==> flow/design.v <==
module s_box (
    input [3:0] i_sb, output [3:0] o_sb
);
    assign o_sb[0] = (!i_sb[3]&!i_sb[2]&i_sb[1]) | (!i_sb[2]&i_sb[1]&i_sb[0]) 
    | (!i_sb[3]&i_sb[2]&!i_sb[1]) | (i_sb[2]&!i_sb[1]&i_sb[0]) | 
    (i_sb[3]&!i_sb[2]&!i_sb[1]&!i_sb[0]) | (i_sb[3]&i_sb[2]&i_sb[1]&!i_sb[0]);
    assign o_sb[1] = (!i_sb[3]&!i_sb[2]&!i_sb[0]) | (!i_sb[3]&!i_sb[1]&!i_sb[0]) | (i_sb[2]&i_sb[1]&i_sb[0]) 
| (i_sb[3]&!i_sb[2]&i_sb[0]) | (i_sb[3]&i_sb[2]&i_sb[1]);
    assign o_sb[2] = (!i_sb[3]&!i_sb[2]&!i_sb[1]) | (!i_sb[2]&!i_sb[1]&!i_sb[0]) | (!i_sb[3]&i_sb[2]&!i_sb[0]) 
| (i_sb[3]&i_sb[1]&i_sb[0]) | (i_sb[3]&i_sb[2]&i_sb[0]);
    assign o_sb[3] = (!i_sb[3]&!i_sb[2]&!i_sb[0]) | (!i_sb[3]&i_sb[1]&!i_sb[0]) | (!i_sb[3]&i_sb[2]&i_sb[0]) 
| (i_sb[3]&!i_sb[1]&!i_sb[0]) | (i_sb[3]&!i_sb[2]&i_sb[1]&i_sb[0]);
endmodule
module block_shuffle (
    input [15:0] i_bs, output [15:0] o_bs
);
    assign o_bs = {i_bs[7:4], i_bs[3:0], i_bs[15:12], i_bs[11:8]};
endmodule
module round_permutation #(
    parameter [5:0] shift = 5'b0000,
    parameter [7:0] data_length = 8'd16
)(
    input [data_length - 1:0] i_rp,  output [data_length - 1:0] o_rp
); 
assign o_rp = (i_rp << shift) | (i_rp >> (data_length - shift));
endmodule
module key_scheduler (
    input clk, rst, input [4:0] round_counter, input [79:0] i_ks_oldkey, output [79:0] o_ks_newkey 
);
    wire [79:0] level_shift;
    wire [79:0] level_sbox;
    wire [4:0] xor_rc;
    round_permutation #(.shift(13), .data_length(80)) rp (.i_rp(i_ks_oldkey), .o_rp(level_shift));
    s_box sb(.i_sb(level_shift[3:0]), .o_sb(level_sbox[3:0]));
    assign level_sbox[79:4] = level_shift[79:4];
    assign xor_rc = level_sbox[63:59]^(round_counter -1);
    assign o_ks_newkey = {level_sbox[79:64], xor_rc, level_sbox[58:0]};
endmodule
module dec_s_box (
    input [3:0] i_sb, output reg [3:0] o_sb 
);
    always @(*) begin
        case(i_sb)
        4'h0: o_sb = 4'hA;
        4'h1: o_sb = 4'h3;
        4'h2: o_sb = 4'h9;
        4'h3: o_sb = 4'hE;
        4'h4: o_sb = 4'h1;
        4'h5: o_sb = 4'hD;
        4'h6: o_sb = 4'hF;
        4'h7: o_sb = 4'h4;
        4'h8: o_sb = 4'hC;
        4'h9: o_sb = 4'h5;
        4'hA: o_sb = 4'h7;
        4'hB: o_sb = 4'h2;
        4'hC: o_sb = 4'h6;
        4'hD: o_sb = 4'h8;
        4'hE: o_sb = 4'h0;
        4'hF: o_sb = 4'hB;
        endcase
    end
endmodule
module dec_block_shuffle (
    input [15:0] i_bs, output [15:0] o_bs
);
    block_shuffle bs (i_bs, o_bs);
endmodule
module dec_round_permutation #(
    parameter [5:0] shift = 5'b0000,
    parameter [7:0] data_length = 8'd16
)(
    input [data_length - 1:0] i_rp,  output [data_length - 1:0] o_rp
); 
    assign o_rp = (i_rp >> shift) | (i_rp << (data_length - shift));
endmodule
module dec_XOR_layer (
    input [63:0] i_xor, output [63:0] o_xor
);
    assign o_xor = {(i_xor[63:48]^i_xor[47:32]), (i_xor[47:32]^i_xor[31:16]^i_xor[15:0]),(i_xor[63:48]^i_xor[47:32]^i_xor[31:16]), (i_xor[31:16]^i_xor[15:0])};
endmodule
module dec_permutation_layer (
    input [63:0] i_pl, output [63:0] o_pl
);
    wire [63:0] rp2bs;
    wire [63:0] xor2rp;
    dec_XOR_layer xl(.i_xor(i_pl), .o_xor(xor2rp));
            dec_round_permutation #(.shift(1), .data_length(16)) rp0(.i_rp(xor2rp[(16*0 + 15):16*0]), .o_rp(rp2bs[15:0]));
            dec_round_permutation #(.shift(4), .data_length(16)) rp1(.i_rp(xor2rp[(16*1 + 15):16*1]), .o_rp(rp2bs[(16 + 15):16*1]));
            dec_round_permutation #(.shift(7), .data_length(16)) rp2(.i_rp(xor2rp[(16*2 + 15):16*2]), .o_rp(rp2bs[(16*2 + 15):16*2]));
            dec_round_permutation #(.shift(9), .data_length(16)) rp3(.i_rp(xor2rp[(16*3 + 15):16*3]), .o_rp(rp2bs[(16*3 + 15):16*3]));
    genvar i;
    generate
        for (i = 0; i < 4; i = i +1 ) begin
            dec_block_shuffle bs(.i_bs(rp2bs[(16*i + 15):16*i]), .o_bs(o_pl[(16*i + 15):16*i]));
        end
    endgenerate
endmodule
module dec_add_round_key (
    input [63:0] i_ark_cipher, input [63:0] i_ark_key,
    output [63:0] o_ark_msg
);
    wire [63:0] sb2xor;
    wire [63:0] pl2sb;
    dec_permutation_layer pl(.i_pl(i_ark_cipher), .o_pl(pl2sb));
    genvar j;
    generate    
    for(j=0; j < 16; j = j + 1) begin
            dec_s_box sb(.i_sb(pl2sb[(4*j + 3):4*j]), .o_sb(sb2xor[(4*j + 3):4*j]));
        end
    endgenerate
    assign o_ark_msg = i_ark_key ^ sb2xor;
endmodule
module dec_key_scheduler (
    input clk, rst, input [4:0] round_counter, input [79:0] i_ks_oldkey, output [79:0] o_ks_newkey 
);
    wire [79:0] level_shift;
    wire [79:0] level_sbox;
    wire [4:0] xor_rc;
    assign {level_sbox[79:64], xor_rc, level_sbox[58:0]} = i_ks_oldkey;
    assign level_sbox[63:59] = xor_rc ^(round_counter -1);
    assign level_shift[79:4] = level_sbox[79:4];
    dec_s_box sb(.i_sb(level_sbox[3:0]), .o_sb(level_shift[3:0]));
    dec_round_permutation #(.shift(13), .data_length(80)) rp (.i_rp(level_shift), .o_rp(o_ks_newkey));
endmodule
module boron_dec (
    input  clk, rst, start, input [63:0] plain_text, input [79:0] master_key,
    output reg done, output reg [63:0] cipher_text
);
    parameter IDLE = 3'b000, KEYGEN = 3'b011, ROUND = 3'b001;
    reg [2:0] reg_sm_main;
    reg [4:0] reg_round_counter;
    reg [63:0] reg_plaintext;
    wire [63:0] reg_nextplaintext;
    reg [79:0] reg_key;
    wire [79:0] reg_nextkey, dec_reg_nextkey;
    key_scheduler ks(.clk(clk), .rst(rst), .round_counter(reg_round_counter), .i_ks_oldkey(reg_key), .o_ks_newkey(reg_nextkey));
    dec_key_scheduler dks(.clk(clk), .rst(rst), .round_counter(reg_round_counter), .i_ks_oldkey(reg_key), .o_ks_newkey(dec_reg_nextkey));
    dec_add_round_key ark(.i_ark_cipher(reg_plaintext), .i_ark_key(dec_reg_nextkey[63:0]), .o_ark_msg(reg_nextplaintext));
    always @(posedge clk ) begin
        if(!rst) begin
            reg_sm_main <= IDLE;
            done <= 1'b0;
        end
        else begin
            done <= 1'b0;
            case (reg_sm_main)
                IDLE:  
                    if(start) begin
                        reg_plaintext <= plain_text;
                        reg_key <= master_key;
                        reg_sm_main <= KEYGEN;
                        reg_round_counter <= 5'd1;
                    end
                    else
                        reg_sm_main <= IDLE;
                KEYGEN:
                    if(reg_round_counter < 25) begin
                        reg_key <= reg_nextkey;
                        reg_round_counter <= reg_round_counter + 1;
                        reg_sm_main <= KEYGEN;
                    end else begin
                        reg_sm_main <= ROUND;
                        reg_plaintext <= (reg_nextkey[63:0] ^ reg_plaintext);
                        reg_key <= reg_nextkey;
                    end
                ROUND:
                    if(reg_round_counter > 1) begin
                        reg_plaintext <= reg_nextplaintext;
                        reg_key <= dec_reg_nextkey;
                        reg_round_counter <= reg_round_counter - 1;
                        reg_sm_main <= ROUND;
                    end
                    else begin
                        cipher_text <= reg_nextplaintext;
                        done <= 1'b1;
                        reg_sm_main <= IDLE;
                    end
                default:
                    reg_sm_main <= IDLE;
            endcase
        end
    end
endmodule
Subject: tool reports on boron_dec

Hi,

---- Step by step through the tools: boron_dec ----
Module boron_dec before and after one edit of its RTL, step after step.
"unedited" refers to lines of the RTL above, "edited" to lines of the edited file.
"change": "edited" minus "unedited" as printed here.
Cell names lack the library's common part.
A cell with n/a has no value.
design
  design top .............................. boron_dec
  clock ................................... clk
  cell library ............................ sky130hd
  library corner .......................... tt_025C_1v80

---- Edit of the RTL ----
Unified diff, file above to edited file.
The edit is scripted: it alters the design's behaviour and was not made to optimise anything.
begin of diff
@@ -86,5 +86,5 @@
     dec_XOR_layer xl(.i_xor(i_pl), .o_xor(xor2rp));
             dec_round_permutation #(.shift(1), .data_length(16)) rp0(.i_rp(xor2rp[(16*0 + 15):16*0]), .o_rp(rp2bs[15:0]));
-            dec_round_permutation #(.shift(4), .data_length(16)) rp1(.i_rp(xor2rp[(16*1 + 15):16*1]), .o_rp(rp2bs[(16 + 15):16*1]));
+            dec_round_permutation #(.shift(4), .data_length(24)) rp1(.i_rp(xor2rp[(16*1 + 15):16*1]), .o_rp(rp2bs[(16 + 15):16*1]));
             dec_round_permutation #(.shift(7), .data_length(16)) rp2(.i_rp(xor2rp[(16*2 + 15):16*2]), .o_rp(rp2bs[(16*2 + 15):16*2]));
             dec_round_permutation #(.shift(9), .data_length(16)) rp3(.i_rp(xor2rp[(16*3 + 15):16*3]), .o_rp(rp2bs[(16*3 + 15):16*3]));
end of diff

---- After elaboration ----
Yosys after proc, flatten, opt, wreduce and memory -nomap, before mapping. Print and check cells are not counted. Equal cells are merged and count once.
Yosys's memory passes give these memory sizes; they may raise the number of words (mostly to a power of two), join words into wider ones and drop unused or constant bits.
bit counts
  what                             unedited  edited  change
  register bits                    217       217     0
  latch bits                       0         0       0
  memory bits (writable)           0         0       0
  ROM bits                         1088      1088    0
  clocked read ports x word width  4         4       0
  memories kept                    17        17      0
  output and inout bits            65        65      0
  elaborated cells                 128       128     0
memory list
  what                                     unedited                                                                                                     edited
  words x width with read and write ports  16 x 4 bit 1R0W; 16 x 4 bit 1R0W; 16 x 4 bit 1R0W; 16 x 4 bit 1R0W; 16 x 4 bit 1R0W; 16 x 4 bit 1R0W; (+11)  16 x 4 bit 1R0W; 16 x 4 bit 1R0W; 16 x 4 bit 1R0W; 16 x 4 bit 1R0W; 16 x 4 bit 1R0W; 16 x 4 bit 1R0W; (+11)
A list marked (+n) leaves out that many cells.
cells by class
  what                       unedited  edited  change
  $add $sub $neg             2         2       0
  multiply operators         0         0       0
  divide/modulo/power cells  0         0       0
  magnitude comparators      2         2       0
  eq/ne operators            6         6       0
  shift operators            0         0       0
  multiplexer cells          17        17      0
  bitwise operators          67        67      0
  reduce/logical cells       11        11      0
operator list
  operator                                                        unedited  edited  change
  12-bit by 16-bit OR with 16-bit output                          1         0       -1
  12-bit by 1-bit OR with 12-bit output with constant B           0         1       +1
  1-bit AND                                                       34        34      0
  1-bit OR                                                        17        17      0
  16-bit bitwise XOR                                              5         5       0
  1-bit logical NOT                                               4         4       0
  2-bit != test with constant B                                   4         4       0
  5-bit 2-to-1 mux                                                3         3       0
  64-bit 2-to-1 mux                                               3         3       0
  1-bit 2-to-1 mux                                                2         2       0
  2-bit 2-to-1 mux                                                2         2       0
  80-bit 2-to-1 mux                                               2         2       0
  5-bit AND reduction                                             2         2       0
  5-bit bitwise XOR                                               2         2       0
  64-bit bitwise XOR                                              2         2       0
  5-bit by 1-bit adder with 5-bit output with constant B          1         1       0
  3-bit by 1-bit equality test with 1-bit output with constant B  1         1       0
  3-bit by 2-bit equality test with 1-bit output with constant B  1         1       0
  5-bit by 1-bit > comparator with 1-bit output with constant B   1         1       0
  3-bit logical NOT                                               1         1       0
  5-bit < comparator with constant B                              1         1       0
  4-bit 2-to-1 mux                                                1         1       0
  1-bit NOT                                                       1         1       0
  15-bit by 16-bit OR with 16-bit output                          1         1       0
  67-bit by 80-bit OR with 80-bit output                          1         1       0
  7-bit by 16-bit OR with 16-bit output                           1         1       0
  80-bit by 13-bit OR with 80-bit output                          1         1       0
  9-bit by 16-bit OR with 16-bit output                           1         1       0
The list need not be complete.

---- Depth ----
Depth = most cells in a row (Yosys ltp): at word level without a register or memory, in the mapped netlist without a sequential cell, where the memories' decode and read muxes count.
logic depth
  what                           unedited  edited  change
  word-level depth               12        12      0
  ABC_AREA                       0         0       n/a
  gate-level depth with buffers  13        15      +2
  depth with buffers taken out   13        14      +1

---- Mapped cells and area ----
Source: synth_stat.txt of the flow (Yosys; design flattened, memories mapped). It holds for the ABC_AREA given above (unset counts as 0); a run with the other value may have another netlist.
cells by type
  cell      unedited  edited  change
  nor2_1    76        61      -15
  nand2_1   176       186     +10
  xnor2_1   138       128     -10
  o21ai_0   24        33      +9
  ha_1      122       115     -7
  a211oi_1  14        7       -7
  a221o_1   57        51      -6
  a22o_1    0         5       +5
  mux4_2    40        36      -4
  mux2i_1   18        14      -4
  a21oi_1   17        13      -4
  buf_2     6         2       -4
  o211ai_1  5         9       +4
  mux2_2    4         0       -4
  buf_4     0         4       +4
  inv_1     99        96      -3
  mux4_1    3         6       +3
  xnor3_1   3         0       -3
The list need not be complete.
mapped netlist
  what                            unedited   edited     change
  mapped cells                    1266       1251       -15
  chip area (Yosys) (mm²)         0.0147579  0.0146128  -0.0001451
  area of sequential cells (mm²)  0.0065563  0.0065563  0.0000000
  flip-flops                      221        221        0
  buffer cells                    58         61         +3
The figures by module come from a second, unflattened synthesis with its own total; it is not the netlist above.
second synthesis, totals
  what                                     unedited  edited     change
  cell total of the unflattened synthesis  1563      1572       +9
  area (unflattened synthesis) (mm²)       0.017488  0.0175518  +0.0000638
Rows give one instance, submodules left out.
by module, unedited
  module                 instances  cells  area (mm²)  sequential area (mm²)
  boron_dec              1          744    0.0095854   0.0064762
  dec_s_box              17         21     0.0002227   0
  dec_XOR_layer          1          64     0.0010448   0
  dec_round_permutation  1          80     0.0006006   0
  round_permutation      1          80     0.0006006   0
  dec_add_round_key      1          64     0.0005605   0
  block_shuffle          4          16     0.0001201   0
  s_box                  1          20     0.0001239   0
  dec_round_permutation  1          16     0.0001201   0
  dec_round_permutation  1          16     0.0001201   0
  dec_round_permutation  1          16     0.0001201   0
  dec_round_permutation  1          16     0.0001201   0
  dec_key_scheduler      1          13     0.0001126   0
  key_scheduler          1          13     0.0001126   0
unedited: Modules not listed: 2.
by module, edited
  module                 instances  cells  area (mm²)  sequential area (mm²)
  boron_dec              1          744    0.0095854   0.0064762
  dec_s_box              17         21     0.0002227   0
  dec_XOR_layer          1          64     0.0010448   0
  dec_round_permutation  1          80     0.0006006   0
  round_permutation      1          80     0.0006006   0
  dec_add_round_key      1          64     0.0005605   0
  block_shuffle          4          16     0.0001201   0
  dec_round_permutation  1          24     0.0001802   0
  s_box                  1          20     0.0001239   0
  dec_round_permutation  1          16     0.0001201   0
  dec_round_permutation  1          16     0.0001201   0
  dec_round_permutation  1          16     0.0001201   0
  dec_key_scheduler      1          13     0.0001126   0
  key_scheduler          1          13     0.0001126   0
edited: Modules not listed: 2.

---- Worst setup path after synthesis ----
OpenSTA on the mapped netlist: ideal clock, no wires. The path of least setup slack (recovery checks aside). Input and output delay are each 20% of the period. Register names are those of the netlist, which keeps one name where synthesis merged equal registers.
path post-synthesis
  what                               unedited                 edited                         change
  path type                          in2reg                   reg2reg                        n/a
  start point                        input port rst           register reg_round_counter[1]  n/a
  end point                          register cipher_text[0]  register reg_plaintext[0]      n/a
  clock period (ns)                  5.0                      5.0                            0.0
  library setup time (ns)            0.565                    0.508                          -0.057
  launch time at the first pin (ns)  1.000                    0.000                          -1.000
  arrival (ns)                       5.455                    4.676                          -0.779
  data required time (ns)            4.435                    4.492                          +0.057
  path slack (ns)                    -1.021                   -0.183                         +0.838
  delay of the path (ns)             5.020                    5.184                          +0.164
  driving pins on the path           2                        8                              +6
  path buffers                       0                        1                              +1
  synthesis period reached (ns)      6.021                    5.183                          -0.838
"delay of the path" = arrival - input delay + setup time.
"driving pins on the path": output pins that drive a net of the path, with the launching flip-flop's if there is one; two outputs of one cell count as two.
"synthesis period reached" = period - worst setup slack (recovery checks aside). The figure is calculated, with input and output delays left at 20% of the set period.
The rows between start and end are the longest chain of elaborated cells between them; the timing report does not say that the signal goes this way. Where chains are equally long, one stands for them.
Each line given opens the expression or statement behind the cell; cells for indexed reads and writes are added by Yosys, which also makes memories of some case tables.
A register here has more assigning lines than the two given.
between the ends, post-synthesis, unedited
  cell sequence ........................... inv_1 > nor3_1
  length of the longest elaborated chain .. 1
  elaborated cells on any way between the ends .. 1
  source lines of those cells ............. 0
  classes of those cells .................. 1 x reduce/logical
ends and longest elaborated chain, post-synthesis, unedited
  what                 RTL line  RTL
  from (decl)          126       input  clk, rst, start, input [63:0] plain_text, input [79:0] master_key,
  3-bit AND reduction  n/a
  to (assign)          174       cipher_text <= reg_nextplaintext;
  to (decl)            127       output reg done, output reg [63:0] cipher_text
edited: Only ways into the end's enable, where the timed path ends, are counted here.
between the ends, post-synthesis, edited
  cell sequence ........................... edfxtp_1 > inv_1 > ha_1 > o21bai_2 > and4b_1 > or3_1 > buf_4 > a21oi_1
  length of the longest elaborated chain .. 3
  elaborated cells on any way between the ends .. 5
  source lines of those cells ............. 2
  classes of those cells .................. 2 x compare; 2 x eq/ne; 1 x reduce/logical
ends and longest elaborated chain, post-synthesis, edited
  what                 RTL line  RTL
  from (decl)          131       reg [4:0] reg_round_counter;
  from (assign)        159       reg_round_counter <= reg_round_counter + 1;
  from (assign)        170       reg_round_counter <= reg_round_counter - 1;
  5-bit < comparator   157       if(reg_round_counter < 25) begin
  2-bit != test        n/a
  5-bit AND reduction  n/a
  to (assign)          149       reg_plaintext <= plain_text;
  to (assign)          163       reg_plaintext <= (reg_nextkey[63:0] ^ reg_plaintext);
  to (decl)            132       reg [63:0] reg_plaintext;

---- Timing after layout ----
Path of least setup slack in the final report of the runs of pair A (OpenROAD, finished layout, wires in). Where an end is a register, its clock arrival counts in the times.
path after layout
  what                               unedited                    edited                         change
  path type                          reg2reg                     reg2reg                        n/a
  start point                        register reg_plaintext[45]  register reg_round_counter[1]  n/a
  end point                          register reg_plaintext[17]  register (no name shown)       n/a
  clock period (ns)                  3.36                        3.36                           0.00
  library setup time (ns)            0.25                        0.13                           -0.12
  launch time at the first pin (ns)  0.53                        0.54                           +0.01
  arrival (ns)                       3.35                        3.56                           +0.21
  data required time (ns)            3.65                        3.77                           +0.12
  path slack (ns)                    0.30                        0.21                           -0.09
  driving pins on the path           8                           11                             +3
  path buffers                       0                           0                              0
The rows between start and end are the longest chain of elaborated cells between them; the timing report does not say that the signal goes this way. Where chains are equally long, one stands for them.
A memory read counts as a cell of the chain, while the word-level depth stops at memories.
A register here has more assigning lines than the two given.
between the ends, after layout, unedited
  cell sequence ........................... edfxtp_1 > xor2_1 > xnor2_1 > inv_1 > ha_1 > mux4_2 > xnor2_1 > a221o_1
  length of the longest elaborated chain .. 7
  elaborated cells on any way between the ends .. 7
  source lines of those cells ............. 6
  classes of those cells .................. 2 x mux; 4 x logic; 1 x memory
ends and longest elaborated chain, after layout, unedited
  what                                    RTL line  RTL
  from (decl)                             132       reg [63:0] reg_plaintext;
  from (assign)                           149       reg_plaintext <= plain_text;
  from (assign)                           163       reg_plaintext <= (reg_nextkey[63:0] ^ reg_plaintext);
  16-bit bitwise XOR x2                   79        assign o_xor = {(i_xor[63:48]^i_xor[47:32]), (i_xor[47:32]^i_xor[31:16]^i_xor[15:0]),(i_xor[63:48]^i_xor[47:32 ...
  12-bit by 16-bit OR with 16-bit output  74        assign o_rp = (i_rp >> shift) | (i_rp << (data_length - shift));
  memory 16 x 4 bit                       43        case(i_sb)
  64-bit bitwise XOR                      111       assign o_ark_msg = i_ark_key ^ sb2xor;
  64-bit 2-to-1 mux                       167       if(reg_round_counter > 1) begin
  64-bit parallel mux with 3-bit select   146       case (reg_sm_main)
  to (assign)                             149
  to (assign)                             163
  to (decl)                               132
Some nets on the timed path still bear RTL names; the line given drives or declares the net.
nets with RTL names, path after layout, unedited
  net                RTL line
  ark.o_ark_msg[17]  111
between the ends, after layout, edited
  cell sequence ........................... edfxtp_1 > inv_1 > ha_1 > o21bai_2 > and4b_1 > or3_1 > or2_2 > o21ai_0 > inv_1 > ha_1 > mux4_2
  length of the longest elaborated chain .. 4
  elaborated cells on any way between the ends .. 6
  source lines of those cells ............. 2
  classes of those cells .................. 1 x compare; 1 x eq/ne; 3 x mux; 1 x reduce/logical
ends and longest elaborated chain, after layout, edited
  what                                           RTL line  RTL
  from (decl)                                    131       reg [4:0] reg_round_counter;
  from (assign)                                  159       reg_round_counter <= reg_round_counter + 1;
  from (assign)                                  170       reg_round_counter <= reg_round_counter - 1;
  5-bit by 1-bit > comparator with 1-bit output  167       if(reg_round_counter > 1) begin
  80-bit 2-to-1 mux                              167
  80-bit parallel mux with 3-bit select          146       case (reg_sm_main)
  4-bit 2-to-1 mux                               n/a

---- Flow runs ----
Runs of the flow (Yosys, OpenROAD) on both versions; the two runs of a pair have the same settings. The constraints put input and output delay at 20% of the set period each and load the outputs with 0.01 pF.
flow settings, pair A
  CORE_UTILIZATION ........................ 40
  period_ns ............................... 3.36
  CAP_MARGIN .............................. 20
  CORE_MARGIN ............................. 2
  SLEW_MARGIN ............................. 20
final reports, pair A
  what                                    unedited   edited     change
  area of the synthesized netlist (mm²)   0.0147579  0.0146128  -0.0001451
  overall die area (mm²)                  0.0384474  0.0380777  -0.0003697
  standard-cell area after routing (mm²)  0.0183088  0.0181136  -0.0001952
  post-route utilization                  0.503      0.5        -0.003
  lowest setup slack (ns)                 0.302      0.213      -0.089
  total negative setup slack (ns)         0.000      0.000      0.000
  worst-case hold slack (ns)              0.529      0.517      -0.012
  power (uW)                              9184       9286       +102
  period achieved (ns)                    3.058      3.147      +0.089
flow settings, pair B
  CAP_MARGIN .............................. 40
  CORE_UTILIZATION ........................ 31
  CTS_CLUSTER_DIAMETER .................... 109
  GPL_TIMING_DRIVEN ....................... 1
  PLACE_DENSITY_LB_ADDON .................. 0.05
  SETUP_SLACK_MARGIN ...................... -0.12
  TNS_END_PERCENT ......................... 25
  period_ns ............................... 2.0
  CORE_MARGIN ............................. 2
  SLEW_MARGIN ............................. 20
final reports, pair B
  what                                    unedited   edited     change
  area of the synthesized netlist (mm²)   0.0147579  0.0146128  -0.0001451
  overall die area (mm²)                  0.0493684  0.0488896  -0.0004788
  standard-cell area after routing (mm²)  0.0238454  0.0233399  -0.0005055
  post-route utilization                  0.51       0.501      -0.009
  lowest setup slack (ns)                 -0.658     -0.638     +0.020
  total negative setup slack (ns)         -72.277    -85.129    -12.852
  worst-case hold slack (ns)              0.456      0.484      +0.028
  power (uW)                              20679      20053      -626
  period achieved (ns)                    2.658      2.638      -0.020
"period achieved" = clock period - worst setup slack. The figure is calculated, with input and output delays left at 20% of the set period.
By "power" is meant OpenSTA's value without simulated activity: inputs other than the clock are taken to toggle once in ten clock periods, and the tool carries that through the logic.

Regards
